==> flow/design.v <==
module ex2_1 (
	      input 		 clk, rst, validi,
	      input [31:0] 	 data_in,
	      output logic 	 valido, 
	      output logic [31:0] data_out
	      );
   enum 			 {S0, S1, S2} state, next;
   logic [31:0]  		 a1, a2, a3;
   logic [31:0]			 counter;
   always_ff @(posedge clk or posedge rst) begin
      if (rst) begin
	 data_out <= 32'b0;
	 valido <= 1'b0;
	 state = S0;
	 counter = 0;
	 a1 = 0;
	 a2 = 0;
	 a3 = 0;
      end
      else begin
	 case (state)
	   S0: begin
	      if (validi) 
		  	begin
		  		a1 = data_in;
		  		a2 += data_in;
		  		a3 *= data_in;
		  		data_out <= a2;
		 		if(counter > 2 && (counter % 3 == 0)) 
					begin
	 	 				valido <= 1'b1;
		 			end
		 		next = S1;
		 		counter += 1;
		  	end
		  else 
		  	begin
		 		next = S0;
		 		counter = 0;
				valido <= 1'b0;
	      	end
	   end
	   S1: begin
	      if (validi) 
		  	begin
		 		a1 *= data_in;
		 		a2 = data_in;
		 		a3 += data_in;
		 		data_out <= a3;
		 		if(counter > 2 && (counter % 3 == 1)) 
					begin
	 	 				valido <= 1'b1;
		 			end
		 		next = S2;
		 		counter += 1;
			end	      
		  else 
		  	begin
				next = S0;
				counter = 0;
				valido <= 1'b0;
		  	end
	   end
	   S2: begin
	      if (validi) 
		  	begin
		 		a1 += data_in;
		 		a2 *= data_in;
		 		a3 = data_in;
		 		data_out <= a1;
		 		if(counter % 3 == 2) 
					begin
		 				valido <= 1'b1;
		  			end
	      		next = S0;
		  		counter += 1;
			end
		  else 
		  	begin
				next = S0;
		 		counter = 0;
				valido <= 1'b0;
			end
	   end
	 endcase
	 state = next;
      end
   end
endmodule
==> Tool chain data of ex2_1 <==
What the tools print for ex2_1, step after step.
Line numbers count from 1 in the design file above.
Operators carry their Yosys type and port widths (W data, S select, Z words).
Cell names lack the library's common part.
{ "inputs": {"design": "ex2_1", "clock_port": "clk", "cell_library": "sky130hd", "pvt_corner": "tt_025C_1v80"} }

==> Elaborated design <==
Source: Yosys, flattened and elaborated, memories not mapped. Widths are those after wreduce. Registers that Yosys merges into a memory's read port (data or address) are not register bits. Print and check cells do not count.
{ "word_totals": {"input_bits": 35, "reg_bits": 225, "out_inout_bits": 33} }
{ "op_classes": {"reduce_and_logical": 8, "n_mux": 23, "n_addsub": 4, "n_cmp": 1, "eq_ne": 10, "mul": 3, "n_div": 1} }
{ "ops": {"columns": ["operator", "count"], "rows": [
  ["$mul A32 B32 Y32", 3],
  ["$pmux W32 S3", 5],
  ["$mux W32", 9],
  ["$add A32 B32 Y32", 3],
  ["$eq A32 B1 Y1 const B", 2],
  ["$mod A32 B2 Y32 const B", 1],
  ["$eq A32 B2 Y1 const B", 2],
  ["$logic_not A32 Y1", 2],
  ["$add A32 B1 Y32 const B", 1],
  ["$gt A32 B2 Y1 const B", 1],
  ["$ne A3 B3 Y1 const B", 3],
  ["$reduce_and A4 Y1", 2],
  ["$mux W1", 7],
  ["$ne A2 B2 Y1 const B", 3],
  ["$reduce_bool A3 Y1", 1],
  ["$reduce_or A3 Y1", 1],
  ["$pmux W1 S3", 1],
  ["$logic_and A1 B1 Y1", 2],
  ["$mux W2", 1]
]} }

==> Longest topological paths <==
Longest topological path by Yosys (ltp), each cell counted once; first at word level (registers and memories cut), then after technology mapping (sequential cells cut; the memories' decode and read muxes count).
{ "logic_depth": {"word_depth": 6, "ABC_AREA": 0, "mapped_depth": 41} }

==> Netlist <==
Yosys stat after the flow's synthesis: flattened, memories mapped to cells. It holds for the ABC_AREA given above (unset counts as 0); a run with the other value may have another netlist.
{ "synth_totals": {"cells": 7265, "synth_area_um2": 60366.6, "flip_flops": 165} }
{ "by_type": {"columns": ["cell", "count"], "rows": [
  ["fa_1", 1227],
  ["ha_1", 471],
  ["inv_1", 1567],
  ["nand2_1", 1451],
  ["dfrtp_1", 163],
  ["xnor2_1", 285],
  ["and2_1", 396],
  ["clkbuf_1", 404],
  ["o21ai_0", 229],
  ["a21oi_1", 214],
  ["nor2_1", 175],
  ["xor2_1", 65],
  ["nand3_1", 60],
  ["o31ai_1", 39],
  ["a21o_1", 37],
  ["o21bai_1", 33],
  ["a221oi_1", 24],
  ["nor3_1", 39]
]} }
Not listed: further types 84, cells in them 386.

==> Timing after synthesis <==
Source: OpenSTA report_checks on the synthesized netlist (no wires, ideal clock, input and output delay 20% of the period each), path of least setup slack; recovery checks are left aside. Register names are those of the netlist, which keeps one name where synthesis merged equal registers.
{ "synth_timing": {"path_type": "input -> register", "startpoint": "input data_in[2]", "endpoint": "register a2[31]", "slack_ns": -0.676, "stages": 41, "path_delay_ns": 8.676, "in_delay_ns": 2.000, "setup_ns": 0.125, "n_path_buf": 3, "period_ns": 10.0, "launch_ns": 2.000, "t_arrival_ns": 10.551, "period_less_setup_slack_ns": 10.676} }
"path_delay_ns" = arrival - input delay + setup time.
"stages": output pins that drive a net of the path, with the launching flip-flop's if there is one; two outputs of one cell count as two.
"period_less_setup_slack_ns" = period - worst setup slack (recovery checks aside). The figure is calculated, with input and output delays left at 20% of the set period.
The rows between start and end are the longest chain of elaborated cells between them; the timing report does not say that the signal goes this way. Where chains are equally long, one stands for them.
Each line given opens the expression or statement behind the cell; cells for indexed reads and writes are added by Yosys, which also makes memories of some case tables.
{ "synth_via": {"cell_sequence": "clkbuf_1 clkbuf_1 clkbuf_1 nand2_1 fa_1 inv_1 fa_1 fa_1 fa_1 ha_1 ha_1 inv_1 fa_1 fa_1 inv_1 ha_1 inv_1 a21oi_1 (+5 left out) a21boi_0 o21ai_0 a21boi_0 o21ai_0 a21boi_0 o21ai_0 a21boi_0 o21ai_0 a21boi_0 o21ai_0 a21boi_0 o21ai_0 a21oi_1 o211a_1 or3_1 a32o_1 nand2_1 a21oi_1", "elab_chain_len": 3, "cone_cells": 5, "cone_lines": 5, "cone_classes": "add/sub: 1; mul: 1; mux: 3"} }
{ "synth_lines": {"columns": ["element", "line", "text"], "rows": [
  ["start: declaration", 3, "input [31:0] data_in,"],
  ["$mul A32 B32 Y32", 68, "a2 *= data_in;"],
  ["$mux W32", 65, "if (validi)"],
  ["$pmux W32 S3", 21, "case (state)"],
  ["end: assignment", 17, "a2 = 0;"],
  ["end: assignment", 47, "a2 = data_in;"],
  ["end: declaration", 8, "logic [31:0] a1, a2, a3;"]
]} }

==> Timing after layout <==
Path of least setup slack in the final report of run A (OpenROAD, finished layout, wires in). Where an end is a register, its clock arrival counts in the times.
{ "layout_timing": {"path_type": "input -> register", "startpoint": "input data_in[4]", "endpoint": "register a3[30]", "period_ns": 7.17, "n_path_buf": 5, "slack_ns": -1.80, "t_arrival_ns": 9.40, "launch_ns": 1.43, "setup_ns": 0.13, "in_delay_ns": 1.43, "stages": 41} }
The rows between start and end are the longest chain of elaborated cells between them; the timing report does not say that the signal goes this way. Where chains are equally long, one stands for them.
{ "layout_via": {"cell_sequence": "buf_12 buf_12 buf_8 buf_12 nand2_4 fa_1 inv_2 fa_1 fa_1 fa_1 ha_4 ha_4 inv_2 fa_1 fa_1 inv_2 ha_4 buf_6 (+5 left out) o21bai_1 a21oi_2 o21bai_2 a21oi_2 o21bai_2 a21oi_2 o21bai_1 a21oi_2 o21bai_2 a21oi_2 nor2b_1 o21a_1 o31a_1 o21ai_2 nand2b_1 a21oi_2 xor2_2 a211oi_1", "elab_chain_len": 3, "cone_cells": 5, "cone_lines": 5, "cone_classes": "add/sub: 1; mul: 1; mux: 3"} }
{ "layout_lines": {"columns": ["element", "line", "text"], "rows": [
  ["start: declaration", 3, "input [31:0] data_in,"],
  ["$mul A32 B32 Y32", 27, "a3 *= data_in;"],
  ["$mux W32", 23, "if (validi)"],
  ["$pmux W32 S3", 21, "case (state)"],
  ["end: assignment", 18, "a3 = 0;"],
  ["end: assignment", 69, "a3 = data_in;"],
  ["end: declaration", 8, "logic [31:0] a1, a2, a3;"]
]} }

Subject: ex2_1 on sky130hd, stored results

Hello all,

Top module ex2_1; platform sky130hd; tools Yosys and OpenROAD; 5 stored runs in no particular order. Input and output delays are each 20% of the period that was set; the output load is 0.01 pF.
"clock_period_reached_ns" = clock period - worst setup slack. The figure is calculated, with input and output delays left at 20% of the set period.
"worstPathTime_ns" means the part of the period allowed to the worst setup path (the constraints hold back 20% at inputs and 20% at outputs) less its slack; where the path has registers, the arrival times of their clocks count too.
[
  {
    "run": "run A",
    "settings": { "CAP_MARGIN": 10, "CELL_PAD_IN_SITES_GLOBAL_PLACEMENT": 0, "CORE_UTILIZATION": 17, "CTS_CLUSTER_DIAMETER": 77, "HOLD_SLACK_MARGIN": 0.13, "MIN_ROUTING_LAYER": "met2", "PLACE_DENSITY_LB_ADDON": 0.15, "TNS_END_PERCENT": 85, "period_ns": 7.17, "CORE_MARGIN": 2, "SLEW_MARGIN": 20 },
    "results": { "fin_tns_ns": -45.173, "clock_period_reached_ns": 8.970, "worstSetupSlack_ns": -1.800, "worst_hold_slack_ns": 0.484, "post_route_stdcell_area_um2": 77927.2, "worstPathTime_ns": 7.54, "worst_setup_path_type": "input -> register", "final_util_pct": 22.1, "synthArea_um2": 60366.6, "design_die_area_um2": 359880.0 }
  },
  {
    "run": "run B",
    "settings": { "CELL_PAD_IN_SITES_GLOBAL_PLACEMENT": 0, "CORE_UTILIZATION": 17, "CTS_CLUSTER_DIAMETER": 77, "HOLD_SLACK_MARGIN": 0.3, "MIN_ROUTING_LAYER": "met1", "PLACE_DENSITY_LB_ADDON": 0.15, "TNS_END_PERCENT": 85, "period_ns": 7.17, "CAP_MARGIN": 20, "CORE_MARGIN": 2, "SLEW_MARGIN": 20 },
    "results": { "worst_hold_slack_ns": 0.478, "final_util_pct": 21.7, "design_die_area_um2": 359880.0, "post_route_stdcell_area_um2": 76632.2, "worstSetupSlack_ns": -1.746, "clock_period_reached_ns": 8.916, "synthArea_um2": 60366.6, "fin_tns_ns": -43.126, "worstPathTime_ns": 7.48, "worst_setup_path_type": "input -> register" }
  },
  {
    "run": "run C",
    "settings": { "ABC_AREA": 1, "CAP_MARGIN": 35, "CELL_PAD_IN_SITES_DETAIL_PLACEMENT": 0, "CORE_MARGIN": 9, "CORE_UTILIZATION": 29, "period_ns": 10.5, "SLEW_MARGIN": 20 },
    "results": { "design_die_area_um2": 223459.0, "final_util_pct": 31.3, "fin_tns_ns": 0.000, "clock_period_reached_ns": 9.643, "worstSetupSlack_ns": 0.857, "worstPathTime_ns": 7.54, "worst_setup_path_type": "input -> register", "worst_hold_slack_ns": 0.479, "post_route_stdcell_area_um2": 64292.9, "synthArea_um2": 59962.5 }
  },
  {
    "run": "run D",
    "settings": { "CAP_MARGIN": 10, "CELL_PAD_IN_SITES_DETAIL_PLACEMENT": 2, "CELL_PAD_IN_SITES_GLOBAL_PLACEMENT": 0, "CORE_MARGIN": 9, "CORE_UTILIZATION": 17, "CTS_CLUSTER_DIAMETER": 77, "GPL_ROUTABILITY_DRIVEN": 0, "HOLD_SLACK_MARGIN": 0.13, "MIN_ROUTING_LAYER": "met2", "PLACE_DENSITY_LB_ADDON": 0.15, "TNS_END_PERCENT": 85, "period_ns": 7.17, "SLEW_MARGIN": 20 },
    "results": { "worstPathTime_ns": 7.60, "worst_setup_path_type": "input -> register", "design_die_area_um2": 376873.0, "synthArea_um2": 60366.6, "post_route_stdcell_area_um2": 78263.8, "worstSetupSlack_ns": -1.860, "clock_period_reached_ns": 9.030, "worst_hold_slack_ns": 0.484, "final_util_pct": 22.2, "fin_tns_ns": -48.367 }
  },
  {
    "run": "run E",
    "settings": { "CAP_MARGIN": 35, "GPL_TIMING_DRIVEN": 0, "PLACE_DENSITY": 0.74, "SLEW_MARGIN": 15, "period_ns": 12.0, "CORE_MARGIN": 2, "CORE_UTILIZATION": 40 },
    "results": { "worstSetupSlack_ns": 0.067, "worst_hold_slack_ns": 0.481, "post_route_stdcell_area_um2": 66453.7, "design_die_area_um2": 154041.0, "synthArea_um2": 60366.6, "final_util_pct": 44.4, "worstPathTime_ns": 9.53, "worst_setup_path_type": "input -> register", "fin_tns_ns": 0.000, "clock_period_reached_ns": 11.933 }
  }
]

Thanks
